==> flow/design.v <==
`timescale 1us / 1ps
module ARTAU(
    input radar_echo,
    input scan_for_target,
    input [31:0] jet_speed,
    input [31:0] max_safe_distance,
    input RST,
    input CLK,
    output reg radar_pulse_trigger,
    output reg [31:0] distance_to_target,
    output reg threat_detected,
    output reg [1:0] ARTAU_state
);
reg [31:0] distance1;   
reg [31:0] distance2;   
reg [11:0] elapsed_time;   
reg have_prev;          
parameter c0 = 300000000;   
parameter radar_pulse_duration = 300;   
parameter max_listen_time = 2000;   
parameter assess_timeout = 3000;   
wire [40:0] echo_product = c0 * elapsed_time;
wire [40:0] echo_distance = echo_product / 2000;
wire [11:0] elapsed_ms = elapsed_time / 1000;
wire [44:0] predicted_distance = distance2 + jet_speed * elapsed_ms;
always @(posedge CLK or posedge RST) begin
    if (RST) begin
        ARTAU_state <= 2'b00;   
        radar_pulse_trigger <= 0;
        distance_to_target <= 0;
        threat_detected <= 0;
        distance1 <= 0;
        elapsed_time <= 0;
        have_prev <= 0;
    end else begin
        case (ARTAU_state)
            2'b00:   
                if (scan_for_target) begin
                    radar_pulse_trigger <= 1;
                    ARTAU_state <= 2'b01;   
                end
            2'b01:   
                if (elapsed_time < radar_pulse_duration) begin
                    radar_pulse_trigger <= 1;
                    elapsed_time <= elapsed_time + 100;   
                end else begin
                    radar_pulse_trigger <= 0;
                    elapsed_time <= 0;
                    ARTAU_state <= 2'b10;   
                end
            2'b10:   
                if (elapsed_time < max_listen_time) begin
                    if (radar_echo) begin
                        distance1 <= distance2;
                        distance2 <= echo_distance[31:0];
                        elapsed_time <= 0;
                        if (have_prev) begin
                            ARTAU_state <= 2'b11;   
                        end else begin
                            have_prev <= 1;
                            radar_pulse_trigger <= 1;
                            ARTAU_state <= 2'b01;   
                        end
                    end else begin
                        elapsed_time <= elapsed_time + 100;
                    end
                end else begin
                    ARTAU_state <= 2'b00;
                    radar_pulse_trigger <= 0;
                    distance_to_target <= 0;
                    threat_detected <= 0;
                    elapsed_time <= 0;
                    have_prev <= 0;
                end
            2'b11:   
                if (elapsed_time < assess_timeout) begin
                    distance_to_target <= distance2;
                    threat_detected <= (predicted_distance < distance1) && distance2 < max_safe_distance;
                    if (scan_for_target) begin
                        radar_pulse_trigger <= 1;
                        elapsed_time <= 0;
                        ARTAU_state <= 2'b01;   
                    end else begin
                        elapsed_time <= elapsed_time + 100;
                    end
                end else begin
                    ARTAU_state <= 2'b00;
                    radar_pulse_trigger <= 0;
                    distance_to_target <= 0;
                    threat_detected <= 0;
                    elapsed_time <= 0;
                    have_prev <= 0;
                end
        endcase
    end
end
endmodule
module ECSU(
    input CLK,
    input RST,
    input thunderstorm,
    input [5:0] wind,
    input [1:0] visibility,
    input signed [7:0] temperature,
    output reg severe_weather,
    output reg emergency_landing_alert,
    output reg [1:0] ECSU_state
);
    parameter ALL_CLEAR = 2'b00;
    parameter CAUTION = 2'b01;
    parameter HIGH_ALERT = 2'b10;
    parameter EMERGENCY = 2'b11;
    reg [1:0] current_state, next_state;
    always @(posedge CLK or posedge RST) begin
        if (RST) begin
            current_state <= ALL_CLEAR;
        end else begin
            current_state <= next_state;
        end
    end
    always @(*) begin
        severe_weather = (current_state == HIGH_ALERT) || (current_state == EMERGENCY);
        emergency_landing_alert = (current_state == EMERGENCY);
        ECSU_state = current_state;
    end
    always @(*) begin
        next_state = current_state;
        case (current_state)
            ALL_CLEAR: begin
                if (wind >= 11 && wind <= 15)  
                    next_state = CAUTION;
                else if (visibility == 2'b01)  
                    next_state = CAUTION;
                else if (thunderstorm || wind > 15 || temperature > 35 || temperature < -35 || visibility == 2'b11) begin
                    next_state = HIGH_ALERT;
                end
            end
            CAUTION: begin
                if (wind <= 10 && visibility == 2'b00)  
                    next_state = ALL_CLEAR;
                else if (thunderstorm || wind > 15 || temperature > 35 || temperature < -35 || visibility == 2'b11) begin
                    next_state = HIGH_ALERT;
                end
            end
            HIGH_ALERT: begin
                if (temperature < -40 || temperature > 40 || wind > 20) begin
                    next_state = EMERGENCY;
                end else if (!thunderstorm && wind <= 10 && temperature >= -35 && temperature <= 35 && visibility != 2'b11) begin
                    next_state = CAUTION;
                end
            end
            EMERGENCY: begin
            end
        endcase
    end
endmodule
`timescale 1us / 1ps
module ICMS(
    input CLK,
    input RST,
    input radar_echo,
    input scan_for_target,
    input [31:0] jet_speed,
    input [31:0] max_safe_distance,
    input [5:0] wind,
    input thunderstorm,
    input [1:0] visibility,
    input signed [7:0] temperature,
    output radar_pulse_trigger,
    output [31:0] distance_to_target,
    output safe_to_engage,
    output threat_detected,
    output emergency_landing_alert,
    output [1:0] ECSU_state,  
    output [1:0] ARTAU_state
);
   wire severe_weather;
   ARTAU artau_inst (
       .radar_echo(radar_echo),
       .scan_for_target(scan_for_target),
       .jet_speed(jet_speed),
       .max_safe_distance(max_safe_distance),
       .RST(RST),
       .CLK(CLK),
       .radar_pulse_trigger(radar_pulse_trigger),
       .distance_to_target(distance_to_target),
       .threat_detected(threat_detected),
       .ARTAU_state(ARTAU_state)
   );
   ECSU ecsu_inst (
       .CLK(CLK),
       .RST(RST),
       .thunderstorm(thunderstorm),
       .wind(wind),
       .visibility(visibility),
       .temperature(temperature),
       .severe_weather(severe_weather),
       .emergency_landing_alert(emergency_landing_alert),
       .ECSU_state(ECSU_state)
   );
   assign safe_to_engage = (threat_detected) && (!severe_weather);
endmodule
== Step by step through the tools: ICMS ==
The steps from the RTL of ICMS to its reports follow in flow order.
Line numbers count from 1 in the design file above.
Library cell names are shortened.
The mark - stands for no value.
Inputs
  top module: ICMS
  clock: CLK
  standard-cell library: sky130hd
  timing corner: tt_025C_1v80

== After elaboration ==
Yosys after proc, flatten, opt, wreduce and memory -nomap, before mapping. Memory bits, and registers merged into a memory's read port (data or address), are not among the register bits. Print and check cells are not counted. Equal cells are merged and count once.
Word-level totals
  register bits: 115
  input port bits: 85
  word-level cells: 115
Operators by class
  add/subtract/negate cells: 2
  multipliers: 2
  divide/modulo/power cells: 2
  magnitude comparators: 16
  equality and inequality tests: 15
  multiplexer cells: 37
  bitwise logic cells: 2
  reduce/logical cells: 30
Operators with widths (number)
  32-bit by 12-bit multiplier with 44-bit output: 1
  41-bit by 11-bit divider with 41-bit output with constant B: 1
  21-bit by 12-bit multiplier with 33-bit output with constant A: 1
  12-bit by 10-bit divider with 32-bit output with constant B: 1
  32-bit parallel mux with 2-bit select: 1
  32-bit 2-to-1 mux: 2
  12-bit 2-to-1 mux: 5
  32-bit by 45-bit adder with 45-bit output: 1
  45-bit by 32-bit < comparator with 1-bit output: 1
  12-bit parallel mux with 3-bit select: 1
  32-bit < comparator: 1
  2-bit 2-to-1 mux: 12
  8-bit by 7-bit > comparator with 1-bit output with constant B: 2
  8-bit by 7-bit < comparator with 1-bit output with constant B: 2
  12-bit by 11-bit < comparator with 1-bit output with constant B: 1
  12-bit < comparator with constant B: 1
  12-bit by 7-bit adder with 12-bit output with constant B: 1
  12-bit by 9-bit < comparator with 1-bit output with constant B: 1
  3-bit AND reduction: 4
  6-bit by 4-bit <= comparator with 1-bit output with constant B: 2
  1-bit 2-to-1 mux: 11
  2-bit equality test with constant B: 5
  1-bit logical AND: 8
  2-bit != test with constant B: 4
  8-bit by 7-bit greater-or-equal comparator with 1-bit output with constant B: 1
  8-bit by 7-bit <= comparator with 1-bit output with constant B: 1
  2-bit parallel mux with 4-bit select: 1
  1-bit logical OR: 7
Not listed: further kinds 17, cells in them 26.

== Logic depth ==
Yosys ltp: most cells in a row. Word level: on the elaborated netlist, between registers, memories and ports. Mapped: between sequential cells and ports; inverters and the memories' decode and read muxes count.
Logic depth
  depth in word-level cells: 9
  ABC_AREA: 0
  depth in mapped cells: 119

== Synthesis result ==
Source: synth_stat.txt of the flow (Yosys; design flattened, memories mapped). It holds for the ABC_AREA given above (unset counts as 0); a run with the other value may have another netlist.
Cell types
  ha_1: number 313, area in all 3.92E+03 µm²
  dfrtp_1: number 79, area in all 1.98E+03 µm²
  fa_1: number 77, area in all 1.54E+03 µm²
  nand2_1: number 303, area in all 1.14E+03 µm²
  a21oi_1: number 227, area in all 1136.09 µm²
  inv_1: number 272, area in all 1.02E+03 µm²
  xnor2_1: number 110, area in all 963.424 µm²
  edfxtp_1: number 31, area in all 930.893 µm²
  nor2_1: number 166, area in all 623.098 µm²
  o21ai_0: number 115, area in all 575.552 µm²
  mux2_2: number 45, area in all 506.736 µm²
  xor2_1: number 52, area in all 455.437 µm²
  o21bai_1: number 58, area in all 435.418 µm²
  o211ai_1: number 50, area in all 375.36 µm²
  nor3_1: number 70, area in all 350.336 µm²
  mux2i_1: number 33, area in all 330.317 µm²
  a22o_1: number 36, area in all 315.302 µm²
  nand3_1: number 60, area in all 300.288 µm²
Other cell types: 131; their cells: 991.
Mapped netlist
  standard cells after synthesis: 3088
  synthesis area: 24708.7 µm²
  flip-flop cells: 110
By module: a second synthesis without flattening, with its own total; a netlist apart from the flattened one above.
Second synthesis, totals
  cell total of the unflattened synthesis: 3135
  area (unflattened synthesis): 25238.0 µm²
Each row is one instance without its submodules.
Modules
  ARTAU: times used 1, cells 3080, area 24810.0 µm², seq. area 2857.7 µm²
  ECSU: times used 1, cells 54, area 414.1 µm², seq. area 50.0 µm²
  ICMS: times used 1, cells 1, area 13.8 µm², seq. area 0.0 µm²

== Worst setup path after synthesis ==
OpenSTA on the mapped netlist: ideal clock, no wires. The path of least setup slack (recovery checks aside). Input and output delay are each 20% of the period. Register names are those of the netlist, which keeps one name where synthesis merged equal registers.
Timing post-synthesis
  path kind: reg2reg
  from: register artau_inst.elapsed_time[3]
  to: register artau_inst.distance2[0]
  period: 30.0 ns
  setup time: 0.270 ns
  launch time at the first pin: 0.000 ns
  arrival: 26.620 ns
  required time: 29.730 ns
  slack: 3.110 ns
  path delay: 26.890 ns
  driving pins on the path: 105
  synthesis period reached: 26.89 ns
"path delay" = arrival - input delay + setup time.
"driving pins on the path": output pins that drive a net of the path, with the launching flip-flop's if there is one; two outputs of one cell count as two.
"synthesis period reached" is the clock period less the worst setup slack; recovery checks do not enter. This is arithmetic on one report: input and output delays are still those of the set period (20% each).
Between the ends stands the longest chain of elaborated cells between them, by number of cells; it is not shown to be the way that was timed. Of several equally long chains one is given.
A line is the first line of the expression or statement that the cell stems from. Yosys adds cells for indexed reads and writes and turns some case tables into memories.
At most two assigning lines are given for a register; there are more.
Ways into the end's enable are left out, as the timed path ends at the data pin.
Between the ends, post-synthesis
  cells stage by stage: dfrtp_1 > fa_1 > ha_1 > fa_1 > inv_1 > fa_1 > fa_1 > inv_1 > ha_1 > a21oi_1 > o21ai_0 > or4_1 > mux2_2 > and2_1 > buf_2 > or4_4 > o211ai_2 > mux2i_1 > (+69 left out) > nand2_1 > nor4_1 > o311ai_4 > and2_1 > clkbuf_1 > xnor2_1 > ha_1 > inv_1 > nor4_4 > a31oi_2 > inv_1 > ha_1 > nor3b_1 > nor4bb_1 > a21oi_1 > o221a_2 > o22ai_1 > nand4_1
  length of the longest elaborated chain: 2
  elaborated cells between the ends (all ways): 2
  classes of those cells: mul: 1; div: 1
Ends and longest elaborated chain, post-synthesis
  start, declared: line 16  | reg [11:0] elapsed_time;
  start, assigned: line 45  | elapsed_time <= elapsed_time + 100;
  start, assigned: line 65  | elapsed_time <= elapsed_time + 100;
  21-bit by 12-bit multiplier with 33-bit output: line 22
  41-bit by 11-bit divider with 41-bit output: line 23
  end, assigned: line 55  | distance2 <= echo_distance[31:0];
  end, declared: line 15  | reg [31:0] distance2;
Nets of the timed path that keep an RTL name, with a line that drives or declares them; the list need not be complete.
Named nets, post-synthesis (line)
  artau_inst.echo_distance[28]: 23
  artau_inst.echo_distance[5]: 23
  artau_inst.echo_distance[3]: 23

== Path in the finished layout ==
From the final timing report of stored run 1: the path of least setup slack in the routed layout; clock arrival at registers is part of the times.
Timing after layout
  path kind: reg2reg
  from: register artau_inst.elapsed_time[5]
  to: register artau_inst.distance2[0]
  period: 23.0 ns
  setup time: 0.25 ns
  launch time at the first pin: 0.39 ns
  arrival: 25.80 ns
  required time: 23.13 ns
  slack: -2.67 ns
  driving pins on the path: 111
Between the ends stands the longest chain of elaborated cells between them, by number of cells; it is not shown to be the way that was timed. Of several equally long chains one is given.
At most two assigning lines are given for a register; there are more.
Ways into the end's enable are left out, as the timed path ends at the data pin.
Between the ends, after layout
  cells stage by stage: dfrtp_2 > fa_1 > ha_1 > fa_1 > inv_2 > fa_1 > fa_1 > inv_2 > ha_4 > buf_4 > buf_4 > nand2_2 > nor2_1 > a32o_2 > buf_4 > or4_1 > o211ai_1 > buf_4 > (+75 left out) > a21oi_4 > nor4_4 > o311ai_4 > and2_4 > xnor2_4 > ha_4 > inv_2 > buf_4 > nor4_4 > a31oi_4 > inv_2 > ha_4 > nor3b_4 > nand4bb_1 > mux2_4 > o221a_4 > o22ai_2 > nand4_1
  length of the longest elaborated chain: 2
  elaborated cells between the ends (all ways): 2
  classes of those cells: mul: 1; div: 1
Ends and longest elaborated chain, after layout
  start, declared: line 16  | reg [11:0] elapsed_time;
  start, assigned: line 45  | elapsed_time <= elapsed_time + 100;
  start, assigned: line 65  | elapsed_time <= elapsed_time + 100;
  21-bit by 12-bit multiplier with 33-bit output: line 22
  41-bit by 11-bit divider with 41-bit output: line 23
  end, assigned: line 55  | distance2 <= echo_distance[31:0];
  end, declared: line 15  | reg [31:0] distance2;
Nets of the timed path that keep an RTL name, with a line that drives or declares them; the list need not be complete.
Named nets, after layout (line)
  artau_inst.echo_distance[16]: 23
  artau_inst.echo_distance[3]: 23

FLOW RESULTS
============

Stored flow runs of ICMS (2 of them; Yosys, OpenROAD, sky130hd). They differ in their settings and are not a sequence. Constraints: input delay and output delay 20% of the set period each, output load 0.01 pF.
By "achieved clock period (ns)" is meant the clock period of the run minus its worst setup slack. This is arithmetic on one report: input and output delays are still those of the set period (20% each).
By "worst setup path time (ns)" is meant the share of the clock period that the worst setup path is allowed (20% is reserved at inputs, 20% at outputs), minus its slack. Clock arrival times at its registers enter into it.

Flow files of stored run 1
==> flow/run.sh <==
#!/bin/bash
# the make line also repeats the synthesis and layout settings of config.mk as NAME=value (left out here)
make -C /OpenROAD-flow-scripts/flow DESIGN_CONFIG=/design/flow/config.mk WORK_HOME=/design/flow/orfs CLKGATE_MAP_FILE= finish
==> flow/config.mk <==
export PLATFORM = sky130hd
export DESIGN_NAME = ICMS
export DESIGN_NICKNAME = ICMS
export VERILOG_FILES = /design/flow/design.v
export SDC_FILE = /design/flow/constraint.sdc
export NUM_CORES = 4
export LEC_CHECK = 0
export CAP_MARGIN = 20
export CELL_PAD_IN_SITES_GLOBAL_PLACEMENT = 2
export CORE_ASPECT_RATIO = 0.67
export CORE_MARGIN = 2
export CORE_UTILIZATION = 40
export CTS_CLUSTER_SIZE = 68
export SLEW_MARGIN = 20
export TNS_END_PERCENT = 85
==> flow/constraint.sdc <==
create_clock -name core_clock -period 23.0 [get_ports {CLK}]
set_input_delay 4.6000 -clock core_clock [delete_from_list [all_inputs] [get_ports {CLK}]]
set_output_delay 4.6000 -clock core_clock [all_outputs]
set_load 0.01 [all_outputs]

report of stored run 1
yosys chip area after synthesis (um^2): 24708.7
finish__design__die__area: 63815.3
finish__design__instance__area__stdcell: 36662.7
finish__design__instance__utilization: 0.6009
finish__timing__setup__ws: -2.669
finish__timing__setup__tns: -9.368
finish__timing__hold__ws: 0.506
achieved clock period (ns): 25.669
worst setup path time (ns): 25.67
worst setup path kind: reg2reg

Flow files of stored run 2
==> flow/run.sh <==
#!/bin/bash
# the make line also repeats the synthesis and layout settings of config.mk as NAME=value (left out here)
make -C /OpenROAD-flow-scripts/flow DESIGN_CONFIG=/design/flow/config.mk WORK_HOME=/design/flow/orfs CLKGATE_MAP_FILE= finish
==> flow/config.mk <==
export PLATFORM = sky130hd
export DESIGN_NAME = ICMS
export DESIGN_NICKNAME = ICMS
export VERILOG_FILES = /design/flow/design.v
export SDC_FILE = /design/flow/constraint.sdc
export NUM_CORES = 4
export LEC_CHECK = 0
export ABC_AREA = 1
export CAP_MARGIN = 30
export CELL_PAD_IN_SITES_GLOBAL_PLACEMENT = 2
export CORE_ASPECT_RATIO = 1.06
export CORE_MARGIN = 4
export CORE_UTILIZATION = 40
export CTS_CLUSTER_SIZE = 68
export HOLD_SLACK_MARGIN = -0.1
export MAX_ROUTING_LAYER = met4
export SLEW_MARGIN = 20
export TNS_END_PERCENT = 25
==> flow/constraint.sdc <==
create_clock -name core_clock -period 26.8 [get_ports {CLK}]
set_input_delay 5.3600 -clock core_clock [delete_from_list [all_inputs] [get_ports {CLK}]]
set_output_delay 5.3600 -clock core_clock [all_outputs]
set_load 0.01 [all_outputs]

report of stored run 2
yosys chip area after synthesis (um^2): 23711.5
finish__design__die__area: 63239.6
finish__design__instance__area__stdcell: 26155.1
finish__design__instance__utilization: 0.4478
finish__timing__setup__ws: 2.933
finish__timing__setup__tns: 0.000
finish__timing__hold__ws: 0.488
achieved clock period (ns): 23.867
worst setup path time (ns): 23.87
worst setup path kind: reg2reg
